==> flow/design.v <==
module decimator
               (
                clk,
                enable,
                rstn,
                filter_in,
                filter_out,
                ce_out
                );
  input   clk; 
  input   enable; 
  input   rstn; 
  input   [5:0] filter_in;  
  output  [20:0] filter_out;  
  output  ce_out; 
  reg  [3:0] cur_count;  
  wire phase_1;  
  reg  ce_out_reg;  
  reg  signed [5:0] input_register;  
  wire signed [5:0] section_in1;  
  wire signed [20:0] section_cast1;  
  wire signed [20:0] sum1;  
  reg  signed [20:0] section_out1;  
  wire signed [20:0] add_cast;  
  wire signed [20:0] add_cast_1;  
  wire signed [21:0] add_temp;  
  wire signed [20:0] section_in2;  
  wire signed [20:0] sum2;  
  reg  signed [20:0] section_out2;  
  wire signed [20:0] add_cast_2;  
  wire signed [20:0] add_cast_3;  
  wire signed [21:0] add_temp_1;  
  wire signed [20:0] section_in3;  
  wire signed [20:0] sum3;  
  reg  signed [20:0] section_out3;  
  wire signed [20:0] add_cast_4;  
  wire signed [20:0] add_cast_5;  
  wire signed [21:0] add_temp_2;  
  wire signed [20:0] section_in4;  
  wire signed [20:0] diff1;  
  wire signed [20:0] section_out4;  
  wire signed [20:0] sub_cast;  
  wire signed [20:0] sub_cast_1;  
  wire signed [21:0] sub_temp;  
  reg  signed [20:0] int_delay_pipe [0:1] ;  
  wire signed [20:0] section_in5;  
  wire signed [20:0] diff2;  
  wire signed [20:0] section_out5;  
  wire signed [20:0] sub_cast_2;  
  wire signed [20:0] sub_cast_3;  
  wire signed [21:0] sub_temp_1;  
  reg  signed [20:0] int_delay_pipe_1 [0:1] ;  
  wire signed [20:0] section_in6;  
  wire signed [20:0] diff3;  
  wire signed [20:0] section_out6;  
  wire signed [20:0] sub_cast_4;  
  wire signed [20:0] sub_cast_5;  
  wire signed [21:0] sub_temp_2;  
  reg  signed [20:0] int_delay_pipe_2 [0:1] ;  
  reg  signed [20:0] output_register;  
  always @ (posedge clk or negedge rstn)
    begin: ce_output
      if (rstn == 1'b0) begin
        cur_count <= 4'b0000;
      end
      else begin
        if (enable == 1'b1) begin
          if (cur_count == 4'b1111) begin
            cur_count <= 4'b0000;
          end
          else begin
            cur_count <= cur_count + 1'b1;
          end
        end
      end
    end  
  assign  phase_1 = (cur_count == 4'b0001 && enable == 1'b1)? 1'b1 : 1'b0;
  always @ (posedge clk or negedge rstn)
    begin: ce_output_register
      if (rstn == 1'b0) begin
        ce_out_reg <= 1'b0;
      end
      else begin
          ce_out_reg <= phase_1;
      end
    end  
  always @ (posedge clk or negedge rstn)
    begin: input_reg_process
      if (rstn == 1'b0) begin
        input_register <= 0;
      end
      else begin
        if (enable == 1'b1) begin
          input_register <= filter_in;
        end
      end
    end  
  assign section_in1 = input_register;
  assign section_cast1 = $signed({{15{section_in1[5]}}, section_in1});
  assign add_cast = section_cast1;
  assign add_cast_1 = section_out1;
  assign add_temp = add_cast + add_cast_1;
  assign sum1 = add_temp[20:0];
  always @ (posedge clk or negedge rstn)
    begin: integrator_delay_section1
      if (rstn == 1'b0) begin
        section_out1 <= 0;
      end
      else begin
        if (enable == 1'b1) begin
          section_out1 <= sum1;
        end
      end
    end  
  assign section_in2 = section_out1;
  assign add_cast_2 = section_in2;
  assign add_cast_3 = section_out2;
  assign add_temp_1 = add_cast_2 + add_cast_3;
  assign sum2 = add_temp_1[20:0];
  always @ (posedge clk or negedge rstn)
    begin: integrator_delay_section2
      if (rstn == 1'b0) begin
        section_out2 <= 0;
      end
      else begin
        if (enable == 1'b1) begin
          section_out2 <= sum2;
        end
      end
    end  
  assign section_in3 = section_out2;
  assign add_cast_4 = section_in3;
  assign add_cast_5 = section_out3;
  assign add_temp_2 = add_cast_4 + add_cast_5;
  assign sum3 = add_temp_2[20:0];
  always @ (posedge clk or negedge rstn)
    begin: integrator_delay_section3
      if (rstn == 1'b0) begin
        section_out3 <= 0;
      end
      else begin
        if (enable == 1'b1) begin
          section_out3 <= sum3;
        end
      end
    end  
  assign section_in4 = section_out3;
  assign sub_cast = section_in4;
  assign sub_cast_1 = diff1;
  assign sub_temp = sub_cast - sub_cast_1;
  assign section_out4 = sub_temp[20:0];
  always @ (posedge clk or negedge rstn)
    begin: comb_delay_section4
      if (rstn == 1'b0) begin
        int_delay_pipe[0] <= 21'b000000000000000000000;
        int_delay_pipe[1] <= 21'b000000000000000000000;
      end
      else begin
        if (phase_1 == 1'b1) begin
          int_delay_pipe[1] <= int_delay_pipe[0];
          int_delay_pipe[0] <= section_in4;
        end
      end
    end  
  assign diff1 = int_delay_pipe[1];
  assign section_in5 = section_out4;
  assign sub_cast_2 = section_in5;
  assign sub_cast_3 = diff2;
  assign sub_temp_1 = sub_cast_2 - sub_cast_3;
  assign section_out5 = sub_temp_1[20:0];
  always @ (posedge clk or negedge rstn)
    begin: comb_delay_section5
      if (rstn == 1'b0) begin
        int_delay_pipe_1[0] <= 21'b000000000000000000000;
        int_delay_pipe_1[1] <= 21'b000000000000000000000;
      end
      else begin
        if (phase_1 == 1'b1) begin
          int_delay_pipe_1[1] <= int_delay_pipe_1[0];
          int_delay_pipe_1[0] <= section_in5;
        end
      end
    end  
  assign diff2 = int_delay_pipe_1[1];
  assign section_in6 = section_out5;
  assign sub_cast_4 = section_in6;
  assign sub_cast_5 = diff3;
  assign sub_temp_2 = sub_cast_4 - sub_cast_5;
  assign section_out6 = sub_temp_2[20:0];
  always @ (posedge clk or negedge rstn)
    begin: comb_delay_section6
      if (rstn == 1'b0) begin
        int_delay_pipe_2[0] <= 21'b000000000000000000000;
        int_delay_pipe_2[1] <= 21'b000000000000000000000;
      end
      else begin
        if (phase_1 == 1'b1) begin
          int_delay_pipe_2[1] <= int_delay_pipe_2[0];
          int_delay_pipe_2[0] <= section_in6;
        end
      end
    end  
  assign diff3 = int_delay_pipe_2[1];
  always @ (posedge clk or negedge rstn)
    begin: output_reg_process
      if (rstn == 1'b0) begin
        output_register <= 0;
      end
      else begin
        if (phase_1 == 1'b1) begin
          output_register <= section_out6;
        end
      end
    end  
  assign ce_out = ce_out_reg;
  assign filter_out = output_register;
endmodule   
`timescale 1 ns / 1 ns
module loop_filter
          (
           clk,
           rstn,
           enable,
           filter_in,
           ceout,
           filter_out,
           a2,a3,b1,b2
          );
  input   clk;
  input   rstn;
  input   enable;
  input   signed [15:0] filter_in;   
  output  ceout;
  output  signed [15:0] filter_out;   
  input signed [17:0] a2,a3,b1,b2;
  wire enb_1_16_0;
  wire signed [33:0] b_1_out1;   
  wire signed [33:0] b_2_out1;   
  wire signed [15:0] CastCAS_out1;   
  wire signed [33:0] a_2_out1;   
  wire signed [33:0] a_3_out1;   
  wire signed [15:0] CastStates3_out1;   
  reg signed [15:0] BodyDelay3_out1;   
  wire signed [36:0] BodyLSum2_sub_cast;   
  wire signed [37:0] BodyLSum2_sub_cast_1;   
  wire signed [36:0] BodyLSum2_sub_cast_2;   
  wire signed [37:0] BodyLSum2_sub_cast_3;   
  wire signed [37:0] BodyLSum2_sub_temp;   
  wire signed [36:0] BodyLSum2_out1;   
  wire signed [37:0] BodyRSum2_sub_cast;   
  wire signed [36:0] BodyRSum2_sub_cast_1;   
  wire signed [37:0] BodyRSum2_sub_cast_2;   
  wire signed [37:0] BodyRSum2_sub_temp;   
  wire signed [36:0] BodyRSum2_out1;   
  wire signed [15:0] CastStates2_out1;   
  reg signed [15:0] BodyDelay2_out1;   
  wire signed [36:0] HeadSum1_add_cast;   
  wire signed [37:0] HeadSum1_add_cast_1;   
  wire signed [36:0] HeadSum1_add_cast_2;   
  wire signed [37:0] HeadSum1_add_cast_3;   
  wire signed [37:0] HeadSum1_add_temp;   
  wire signed [36:0] HeadSum1_out1;   
  assign b_1_out1 = b1 * filter_in;
  assign b_2_out1 = b2 * filter_in;
  assign enb_1_16_0 = enable;
  assign a_2_out1 = a2 * CastCAS_out1;
  assign a_3_out1 = a3 * CastCAS_out1;
  assign CastStates3_out1 = {{3{a_3_out1[33]}}, a_3_out1[33:21]};
  always @(posedge clk or negedge rstn)
    begin : BodyDelay3_process
      if (rstn == 1'b0) begin
        BodyDelay3_out1 <= 16'sb0000000000000000;
      end
      else begin
        if (enb_1_16_0) begin
          BodyDelay3_out1 <= CastStates3_out1;
        end
      end
    end
  assign BodyLSum2_sub_cast = {{2{b_2_out1[33]}}, {b_2_out1, 1'b0}};
  assign BodyLSum2_sub_cast_1 = BodyLSum2_sub_cast;
  assign BodyLSum2_sub_cast_2 = {BodyDelay3_out1, 21'b000000000000000000000};
  assign BodyLSum2_sub_cast_3 = BodyLSum2_sub_cast_2;
  assign BodyLSum2_sub_temp = BodyLSum2_sub_cast_1 - BodyLSum2_sub_cast_3;
  assign BodyLSum2_out1 = ((BodyLSum2_sub_temp[37] == 1'b0) && (BodyLSum2_sub_temp[36] != 1'b0) ? 37'sh0FFFFFFFFF :
              ((BodyLSum2_sub_temp[37] == 1'b1) && (BodyLSum2_sub_temp[36] != 1'b1) ? 37'sh1000000000 :
              $signed(BodyLSum2_sub_temp[36:0])));
  assign BodyRSum2_sub_cast = BodyLSum2_out1;
  assign BodyRSum2_sub_cast_1 = a_2_out1;
  assign BodyRSum2_sub_cast_2 = BodyRSum2_sub_cast_1;
  assign BodyRSum2_sub_temp = BodyRSum2_sub_cast - BodyRSum2_sub_cast_2;
  assign BodyRSum2_out1 = ((BodyRSum2_sub_temp[37] == 1'b0) && (BodyRSum2_sub_temp[36] != 1'b0) ? 37'sh0FFFFFFFFF :
              ((BodyRSum2_sub_temp[37] == 1'b1) && (BodyRSum2_sub_temp[36] != 1'b1) ? 37'sh1000000000 :
              $signed(BodyRSum2_sub_temp[36:0])));
  assign CastStates2_out1 = ((BodyRSum2_out1[36] == 1'b0) && (BodyRSum2_out1[35:21] == 15'b111111111111111) ? 16'sb0111111111111111 :
              $signed(BodyRSum2_out1[36:21]));
  always @(posedge clk or negedge rstn)
    begin : BodyDelay2_process
      if (rstn == 1'b0) begin
        BodyDelay2_out1 <= 16'sb0000000000000000;
      end
      else begin
        if (enb_1_16_0) begin
          BodyDelay2_out1 <= CastStates2_out1;
        end
      end
    end
  assign HeadSum1_add_cast = {{2{b_1_out1[33]}}, {b_1_out1, 1'b0}};
  assign HeadSum1_add_cast_1 = HeadSum1_add_cast;
  assign HeadSum1_add_cast_2 = {BodyDelay2_out1, 21'b000000000000000000000};
  assign HeadSum1_add_cast_3 = HeadSum1_add_cast_2;
  assign HeadSum1_add_temp = HeadSum1_add_cast_1 + HeadSum1_add_cast_3;
  assign HeadSum1_out1 = ((HeadSum1_add_temp[37] == 1'b0) && (HeadSum1_add_temp[36] != 1'b0) ? 37'sh0FFFFFFFFF :
              ((HeadSum1_add_temp[37] == 1'b1) && (HeadSum1_add_temp[36] != 1'b1) ? 37'sh1000000000 :
              $signed(HeadSum1_add_temp[36:0])));
  assign CastCAS_out1 = ((HeadSum1_out1[36] == 1'b0) && (HeadSum1_out1[35:31] != 5'b00000) ? 16'sb0111111111111111 :
              ((HeadSum1_out1[36] == 1'b1) && (HeadSum1_out1[35:31] != 5'b11111) ? 16'sb1000000000000000 :
              $signed(HeadSum1_out1[31:16])));
  assign filter_out = CastCAS_out1;
  assign ceout = enable;
endmodule   
module dlf_core (
   input             clk,
   input             rstn,
   input             dlf_en,
   input  [4:0]      tdc_dout,
   input  [17:0]     dlf_a2,
   input  [17:0]     dlf_a3,
   input  [17:0]     dlf_b1,
   input  [17:0]     dlf_b2,
   input  [14:0]     dlf_sdm_nc_in,
   output [15:0]     dlf_out,
   output            dlf_valid
   );
   wire signed [5:0]  dec_in;
   wire signed [20:0] dec_out;
   wire signed [15:0] dec_out_slc;
   wire signed [15:0] dlf_sdm_nc_in_ext;
   wire signed [15:0] dlf_in;
   wire signed [15:0] lf_out;
   wire               dec_ce;
   reg  [15:0]        dlf_out_r;
   reg                dlf_valid_r;
   assign dec_in = tdc_dout - 6'sd16;
   assign dlf_sdm_nc_in_ext = {1'b0,dlf_sdm_nc_in};
   assign dec_out_slc = dec_out[20:5];
   assign dlf_in = dec_out_slc - dlf_sdm_nc_in_ext;
   decimator decimator_1(
			 .clk(clk),
			 .enable(dlf_en),
			 .rstn(rstn),
			 .filter_in(dec_in),
			 .filter_out(dec_out),
			 .ce_out(dec_ce)
			 );
   loop_filter loop_filter_1(
			     .clk(clk),
			     .rstn(rstn),
			     .enable(dec_ce),
			     .filter_in(dlf_in),
			     .ceout(),
			     .filter_out(lf_out),
			     .a2(dlf_a2),
			     .a3(dlf_a3),
			     .b1(dlf_b1),
			     .b2(dlf_b2)
			     );
   always @(posedge clk or negedge rstn) begin
      if (rstn == 1'b0) begin
	 dlf_out_r <= 16'd0;
	 dlf_valid_r <= 1'b0;
      end
      else begin
	 dlf_valid_r <= dec_ce;
	 if (dec_ce)
	   dlf_out_r <= lf_out;
      end
   end
   assign dlf_out = dlf_out_r;
   assign dlf_valid = dlf_valid_r;
endmodule
# Tool chain data of dlf_core
# What the tools print for dlf_core, step after step.
# Line numbers count from 1 in the design file above.
# Library cell names are shortened.
# A cell with n/a has no value.
dict set report setup {
  top_module {dlf_core}
  clk_port {clk}
  library {sky130hd}
  lib_corner {tt_025C_1v80}
}

# Elaborated design
# Source: Yosys, flattened and elaborated. Widths are those after wreduce. Registers that Yosys merges into a memory's read port (data or address) are not register bits. Print and check cells do not count.
dict set report classes {
  n_reduce_logical 11
  equal 4
  cmp 0
  n_shift 0
  n_mux 11
  n_mul 4
  addsub 12
  n_div 0
  bitwise 8
}
# cell count
set op_table {}
lappend op_table {{multiplier 18 x 16 -> 34 bit} 4}
lappend op_table {{2-to-1 mux 37 bit} 6}
lappend op_table {{subtractor 21 bit} 3}
lappend op_table {{2-to-1 mux 16 bit} 3}
lappend op_table {{adder 21 bit} 2}
lappend op_table {{adder 35 x 37 -> 38 bit} 1}
lappend op_table {{subtractor 37 x 34 -> 38 bit} 1}
lappend op_table {{subtractor 35 x 34 -> 36 bit} 1}
lappend op_table {{adder 6 x 21 -> 21 bit} 1}
lappend op_table {{subtractor 16 bit} 1}
lappend op_table {{== test 15 bit with constant B} 1}
lappend op_table {{logical AND 1 bit} 10}
lappend op_table {{inverter 1 bit} 8}
lappend op_table {{subtractor 5 x 5 -> 6 bit with constant B} 1}
lappend op_table {{inequality test 5 bit with constant B} 1}
lappend op_table {{nonzero test 5 bit} 1}
lappend op_table {{adder 4 x 1 -> 4 bit with constant B} 1}
lappend op_table {{== test 4 x 1 -> 1 bit with constant B} 1}
lappend op_table {{== test 4 bit with constant B} 1}
lappend op_table {{2-to-1 mux 4 bit} 1}
lappend op_table {{2-to-1 mux 1 bit} 1}
dict set report bits {
  out_inout_bits 17
  ram_bits 0
  regBits 267
  n_memories 0
  clocked_rd_ports_x_width 0
  wordCells 67
  latch_bits 0
  mem_bits_ro 0
  input_bits 95
}

# Logic depth
# Yosys ltp: most cells in a row. Word level: on the elaborated netlist, between registers, memories and ports. Mapped: between sequential cells and ports; inverters and the memories' decode and read muxes count.
dict set report depth {
  ltp_word 20
  abc_area 0
  ltp_mapped 81
  mapped_depth_nobuf 77
}

# After synthesis
# Source: synth_stat.txt of the flow (Yosys; design flattened, memories mapped). It holds for the ABC_AREA given above (unset counts as 0); a run with the other value may have another netlist.
# The area totals of this step are shown rounded.
# cell count area_total_um2
set by_type {}
lappend by_type {fa_1 1228 2.46E+04}
lappend by_type {dfrtp_1 261 6.53E+03}
lappend by_type {ha_1 518 6.48E+03}
lappend by_type {inv_1 1477 5.54E+03}
lappend by_type {nand2_1 972 3.65E+03}
lappend by_type {and2_1 372 2.33E+03}
lappend by_type {xnor2_1 142 1.24E+03}
lappend by_type {o21ai_0 215 1.08E+03}
lappend by_type {clkbuf_1 239 897.11}
lappend by_type {nor2_1 238 893.357}
lappend by_type {a21oi_1 159 795.763}
lappend by_type {a21o_1 96 720.691}
lappend by_type {mux2_2 58 653.126}
lappend by_type {nand2b_1 96 600.576}
lappend by_type {xor2_1 59 516.746}
lappend by_type {nor2b_1 82 512.992}
lappend by_type {and3_1 62 387.872}
lappend by_type {nand3_1 69 345.331}
# Other cell types: 82; their cells: 413.
dict set report mapped {
  seqArea_um2 6530
  n_buf 248
  cell_count 6756
  flip_flops 261
  synth_area_um2 61100
}
# The figures by module come from a second, unflattened synthesis with its own total; it is not the netlist above.
dict set report unflattened {
  hier_cells 6767
  area_unflattened_um2 61600
}
# Each row is one instance without its submodules.
# mod n_inst mod_seq_area_um2 mod_area_um2 cells
set modules {}
lappend modules {loop_filter 1 726 46600 5145}
lappend modules {decimator 1 5530 13500 1465}
lappend modules {dlf_core 1 425 1460 157}

# Timing after synthesis
# Path of least setup slack by OpenSTA after synthesis, without wires, with an ideal clock, recovery checks aside; 20% of the period is set as input and as output delay. Where synthesis merged equal registers, the netlist keeps one of their names.
dict set report synth_path {
  kind {input to register}
  startpoint {input port dlf_sdm_nc_in[0]}
  endpoint {register loop_filter_1.BodyDelay2_out1[14]}
  setup_slack_ns 3.573
  clock_period_ns 25.0
  path_buffers 5
  arrival_time_ns 21.306
  launch_ns 5.000
  path_stages 78
  setup_time_ns 0.121
  required_ns 24.879
  input_delay_ns 5.000
  path_delay_ns 16.427
  period_less_setup_slack_ns 21.427
}
# "path_delay_ns" is the arrival time less input delay plus setup time.
# "path_stages" counts driving pins, that of a launching flip-flop among them; a cell with two outputs on the path counts twice.
# "period_less_setup_slack_ns" = period - worst setup slack (recovery checks aside). The figure is calculated, with input and output delays left at 20% of the set period.
# Between the ends stands the longest chain of elaborated cells between them, by number of cells; it is not shown to be the way that was timed. Of several equally long chains one is given.
# A line is the first line of the expression or statement that the cell stems from. Yosys adds cells for indexed reads and writes and turns some case tables into memories.
dict set report synth_between {
  cell_sequence {ha_1 -> fa_1 -> nor2b_1 -> o21ai_0 -> a21boi_1 -> o21ai_0 -> a21boi_1 -> o21ai_0 -> a21boi_1 -> o21ai_0 -> a21boi_1 -> o21ai_0 -> and3_1 -> or3_1 -> clkbuf_1 -> clkbuf_1 -> and2_1 -> ha_1 -> [42 not listed] -> fa_1 -> inv_1 -> fa_1 -> inv_1 -> ha_1 -> a21o_1 -> a21oi_1 -> nor2_1 -> nor2_1 -> nor2_1 -> a2111oi_0 -> o41ai_1 -> a221o_1 -> o21bai_1 -> a21boi_1 -> or4_1 -> a21oi_1 -> o2bb2ai_2}
  elab_chain_cells 20
  cone_cells 36
  cone_lines 16
  classes_between {add/sub (4); mul (3); eq/ne (2); mux (9); logic (8); reduce/logical (10)}
}
# item line
set synth_rtl {}
lappend synth_rtl {{from (decl)} 331} ;# input  [14:0]     dlf_sdm_nc_in,
lappend synth_rtl {{subtractor 16 bit} 347} ;# assign dlf_in = dec_out_slc - dlf_sdm_nc_in_ext;
lappend synth_rtl {{multiplier 18 x 16 -> 34 bit} 263} ;# assign b_1_out1 = b1 * filter_in;
lappend synth_rtl {{adder 35 x 37 -> 38 bit} 312} ;# assign HeadSum1_add_temp = HeadSum1_add_cast_1 + HeadSum1_add_cast_3;
lappend synth_rtl {{inverter 1 bit} 314} ;# ((HeadSum1_add_temp[37] == 1'b1) && (HeadSum1_add_temp[36] != 1'b1) ? 37'sh1000000000 :
lappend synth_rtl {{logical AND 1 bit} 314}
lappend synth_rtl {{2-to-1 mux 37 bit} 314}
lappend synth_rtl {{2-to-1 mux 37 bit} 313} ;# assign HeadSum1_out1 = ((HeadSum1_add_temp[37] == 1'b0) && (HeadSum1_add_temp[36] != 1'b0) ? 37'sh0FFFFFFFFF :
lappend synth_rtl {{[6 not listed]} n/a}
lappend synth_rtl {{inverter 1 bit} 293} ;# ((BodyRSum2_sub_temp[37] == 1'b1) && (BodyRSum2_sub_temp[36] != 1'b1) ? 37'sh1000000000 :
lappend synth_rtl {{logical AND 1 bit} 293}
lappend synth_rtl {{2-to-1 mux 37 bit} 293}
lappend synth_rtl {{2-to-1 mux 37 bit} 292} ;# assign BodyRSum2_out1 = ((BodyRSum2_sub_temp[37] == 1'b0) && (BodyRSum2_sub_temp[36] != 1'b0) ? 37'sh0FFFFFFFF ...
lappend synth_rtl {{inverter 1 bit} 295} ;# assign CastStates2_out1 = ((BodyRSum2_out1[36] == 1'b0) && (BodyRSum2_out1[35:21] == 15'b111111111111111) ? 16 ...
lappend synth_rtl {{logical AND 1 bit} 295}
lappend synth_rtl {{2-to-1 mux 16 bit} 295}
lappend synth_rtl {{to (assign)} 300} ;# BodyDelay2_out1 <= 16'sb0000000000000000;
lappend synth_rtl {{to (assign)} 304} ;# BodyDelay2_out1 <= CastStates2_out1;
lappend synth_rtl {{to (decl)} 256} ;# reg signed [15:0] BodyDelay2_out1;

# Timing after layout
# From the final timing report of run A: the path of least setup slack in the routed layout; clock arrival at registers is part of the times.
dict set report layout_path {
  kind {input to register}
  startpoint {input port dlf_sdm_nc_in[1]}
  endpoint {register loop_filter_1.BodyDelay2_out1[14]}
  setup_slack_ns 2.53
  clock_period_ns 27.5
  input_delay_ns 5.50
  path_buffers 5
  arrival_time_ns 25.47
  setup_time_ns 0.07
  launch_ns 5.50
  path_stages 73
  required_ns 28.00
}
# Between the ends stands the longest chain of elaborated cells between them, by number of cells; it is not shown to be the way that was timed. Of several equally long chains one is given.
dict set report layout_between {
  cell_sequence {clkdlybuf4s50_1 -> inv_1 -> ha_1 -> nor2b_1 -> o21ai_0 -> a21boi_0 -> o21ai_0 -> a21boi_0 -> o21ai_0 -> a21boi_0 -> o21ai_0 -> a21o_1 -> a21oi_1 -> or2_2 -> o311ai_2 -> buf_4 -> inv_1 -> buf_4 -> [37 not listed] -> fa_1 -> inv_1 -> fa_1 -> inv_1 -> ha_1 -> a21o_1 -> a21o_1 -> a21oi_1 -> o21ai_0 -> a21oi_1 -> o21ai_0 -> a221o_1 -> a221oi_1 -> a21boi_1 -> xor2_1 -> a211oi_2 -> a21oi_1 -> o2bb2ai_2}
  elab_chain_cells 20
  cone_cells 36
  cone_lines 16
  classes_between {add/sub (4); mul (3); eq/ne (2); mux (9); logic (8); reduce/logical (10)}
}
# item line
set layout_rtl {}
lappend layout_rtl {{from (decl)} 331} ;# input  [14:0]     dlf_sdm_nc_in,
lappend layout_rtl {{subtractor 16 bit} 347} ;# assign dlf_in = dec_out_slc - dlf_sdm_nc_in_ext;
lappend layout_rtl {{multiplier 18 x 16 -> 34 bit} 263} ;# assign b_1_out1 = b1 * filter_in;
lappend layout_rtl {{adder 35 x 37 -> 38 bit} 312} ;# assign HeadSum1_add_temp = HeadSum1_add_cast_1 + HeadSum1_add_cast_3;
lappend layout_rtl {{inverter 1 bit} 314} ;# ((HeadSum1_add_temp[37] == 1'b1) && (HeadSum1_add_temp[36] != 1'b1) ? 37'sh1000000000 :
lappend layout_rtl {{logical AND 1 bit} 314}
lappend layout_rtl {{2-to-1 mux 37 bit} 314}
lappend layout_rtl {{2-to-1 mux 37 bit} 313} ;# assign HeadSum1_out1 = ((HeadSum1_add_temp[37] == 1'b0) && (HeadSum1_add_temp[36] != 1'b0) ? 37'sh0FFFFFFFFF :
lappend layout_rtl {{[6 not listed]} n/a}
lappend layout_rtl {{inverter 1 bit} 293} ;# ((BodyRSum2_sub_temp[37] == 1'b1) && (BodyRSum2_sub_temp[36] != 1'b1) ? 37'sh1000000000 :
lappend layout_rtl {{logical AND 1 bit} 293}
lappend layout_rtl {{2-to-1 mux 37 bit} 293}
lappend layout_rtl {{2-to-1 mux 37 bit} 292} ;# assign BodyRSum2_out1 = ((BodyRSum2_sub_temp[37] == 1'b0) && (BodyRSum2_sub_temp[36] != 1'b0) ? 37'sh0FFFFFFFF ...
lappend layout_rtl {{inverter 1 bit} 295} ;# assign CastStates2_out1 = ((BodyRSum2_out1[36] == 1'b0) && (BodyRSum2_out1[35:21] == 15'b111111111111111) ? 16 ...
lappend layout_rtl {{logical AND 1 bit} 295}
lappend layout_rtl {{2-to-1 mux 16 bit} 295}
lappend layout_rtl {{to (assign)} 300} ;# BodyDelay2_out1 <= 16'sb0000000000000000;
lappend layout_rtl {{to (assign)} 304} ;# BodyDelay2_out1 <= CastStates2_out1;
lappend layout_rtl {{to (decl)} 256} ;# reg signed [15:0] BodyDelay2_out1;

; Flow measurements of dlf_core on sky130hd: 6 stored runs with different settings, listed in no order. Input and output delays are each 20% of the period that was set; the output load is 0.01 pF.
; "achieved_period_ns" is the run's clock period less its worst setup slack. It is reckoned from that one timing run; input and output delays stay at 20% of the period that was set.
; "critical_path_time_ns": the worst setup path's part of the clock period (all of it between registers, 20% less for each end at a port) less its slack. A launch clock that arrives late makes it longer, a capture clock that arrives late makes it shorter.
; Results are given in rounded form.

[run A: settings]
CORE_UTILIZATION = 40
period_ns = 27.5
CAP_MARGIN = 20
CORE_MARGIN = 2
SLEW_MARGIN = 20
[run A: results]
fin_ws_ns = 2.53
die_area_um2 = 156000
finish.utilization_pct = 43.1
final_setup_tns_ns = 0.000
final_stdcell_area_um2 = 65500
achieved_period_ns = 24.967
critical_path_time_ns = 19.47
timing.worst_path_kind = input to register
synth_chip_area_um2 = 61100

[run B: settings]
CELL_PAD_IN_SITES_DETAIL_PLACEMENT = 2
CELL_PAD_IN_SITES_GLOBAL_PLACEMENT = 3
CORE_UTILIZATION = 37
GPL_TIMING_DRIVEN = 1
HOLD_SLACK_MARGIN = 0.11
MAX_ROUTING_LAYER = met4
MIN_ROUTING_LAYER = met2
SETUP_SLACK_MARGIN = 5.0
SLEW_MARGIN = 25
TNS_END_PERCENT = 15
period_ns = 25.1
CAP_MARGIN = 20
CORE_MARGIN = 2
[run B: results]
fin_ws_ns = 3.68
die_area_um2 = 169000
finish.utilization_pct = 42.2
final_setup_tns_ns = 0.000
final_stdcell_area_um2 = 69500
achieved_period_ns = 21.416
critical_path_time_ns = 16.40
timing.worst_path_kind = input to register
synth_chip_area_um2 = 61100

[run C: settings]
ABC_AREA = 1
CAP_MARGIN = 20
CELL_PAD_IN_SITES_GLOBAL_PLACEMENT = 2
CORE_ASPECT_RATIO = 0.7
CORE_MARGIN = 10
CORE_UTILIZATION = 40
GPL_ROUTABILITY_DRIVEN = 0
MAX_ROUTING_LAYER = met4
MIN_ROUTING_LAYER = met2
PLACE_DENSITY = 0.61
SLEW_MARGIN = 30
TNS_END_PERCENT = 15
period_ns = 25.0
[run C: results]
fin_ws_ns = 1.31
die_area_um2 = 168000
finish.utilization_pct = 43.4
final_setup_tns_ns = 0.000
final_stdcell_area_um2 = 65400
achieved_period_ns = 23.692
critical_path_time_ns = 18.69
timing.worst_path_kind = input to register
synth_chip_area_um2 = 60700

[run D: settings]
ABC_AREA = 0
CAP_MARGIN = 30
CELL_PAD_IN_SITES_DETAIL_PLACEMENT = 1
CELL_PAD_IN_SITES_GLOBAL_PLACEMENT = 2
CORE_ASPECT_RATIO = 1.46
CORE_MARGIN = 3
CORE_UTILIZATION = 40
CTS_CLUSTER_DIAMETER = 235
GPL_ROUTABILITY_DRIVEN = 1
MAX_ROUTING_LAYER = met4
MIN_ROUTING_LAYER = met1
PLACE_DENSITY_LB_ADDON = 0.26
SETUP_SLACK_MARGIN = 3.87
SLEW_MARGIN = 15
TNS_END_PERCENT = 25
period_ns = 15.5
[run D: results]
fin_ws_ns = -3.42
die_area_um2 = 158000
finish.utilization_pct = 48.6
final_setup_tns_ns = -95.0
final_stdcell_area_um2 = 73500
achieved_period_ns = 18.916
critical_path_time_ns = 15.82
timing.worst_path_kind = input to register
synth_chip_area_um2 = 61100

[run E: settings]
ABC_AREA = 0
CELL_PAD_IN_SITES_DETAIL_PLACEMENT = 2
CELL_PAD_IN_SITES_GLOBAL_PLACEMENT = 2
CORE_ASPECT_RATIO = 1.46
CORE_MARGIN = 2
CORE_UTILIZATION = 40
CTS_CLUSTER_DIAMETER = 143
GPL_ROUTABILITY_DRIVEN = 0
MAX_ROUTING_LAYER = met4
MIN_ROUTING_LAYER = met1
PLACE_DENSITY_LB_ADDON = 0.09
SETUP_SLACK_MARGIN = 3.87
SLEW_MARGIN = 40
TNS_END_PERCENT = 25
period_ns = 15.5
CAP_MARGIN = 20
[run E: results]
fin_ws_ns = -4.25
die_area_um2 = 156000
finish.utilization_pct = 48.4
final_setup_tns_ns = -115
final_stdcell_area_um2 = 73600
achieved_period_ns = 19.749
critical_path_time_ns = 16.65
timing.worst_path_kind = input to register
synth_chip_area_um2 = 61100

[run F: settings]
ABC_AREA = 1
CELL_PAD_IN_SITES_DETAIL_PLACEMENT = 0
CELL_PAD_IN_SITES_GLOBAL_PLACEMENT = 1
CORE_ASPECT_RATIO = 0.96
CORE_UTILIZATION = 48
CTS_CLUSTER_DIAMETER = 230
MAX_ROUTING_LAYER = met5
MIN_ROUTING_LAYER = met2
PLACE_DENSITY_LB_ADDON = 0.2
SLEW_MARGIN = 25
TNS_END_PERCENT = 95
period_ns = 20.1
CAP_MARGIN = 20
CORE_MARGIN = 2
[run F: results]
fin_ws_ns = 0.714
die_area_um2 = 129000
finish.utilization_pct = 54.4
final_setup_tns_ns = 0.000
final_stdcell_area_um2 = 68100
achieved_period_ns = 19.386
critical_path_time_ns = 15.37
timing.worst_path_kind = input to register
synth_chip_area_um2 = 60700
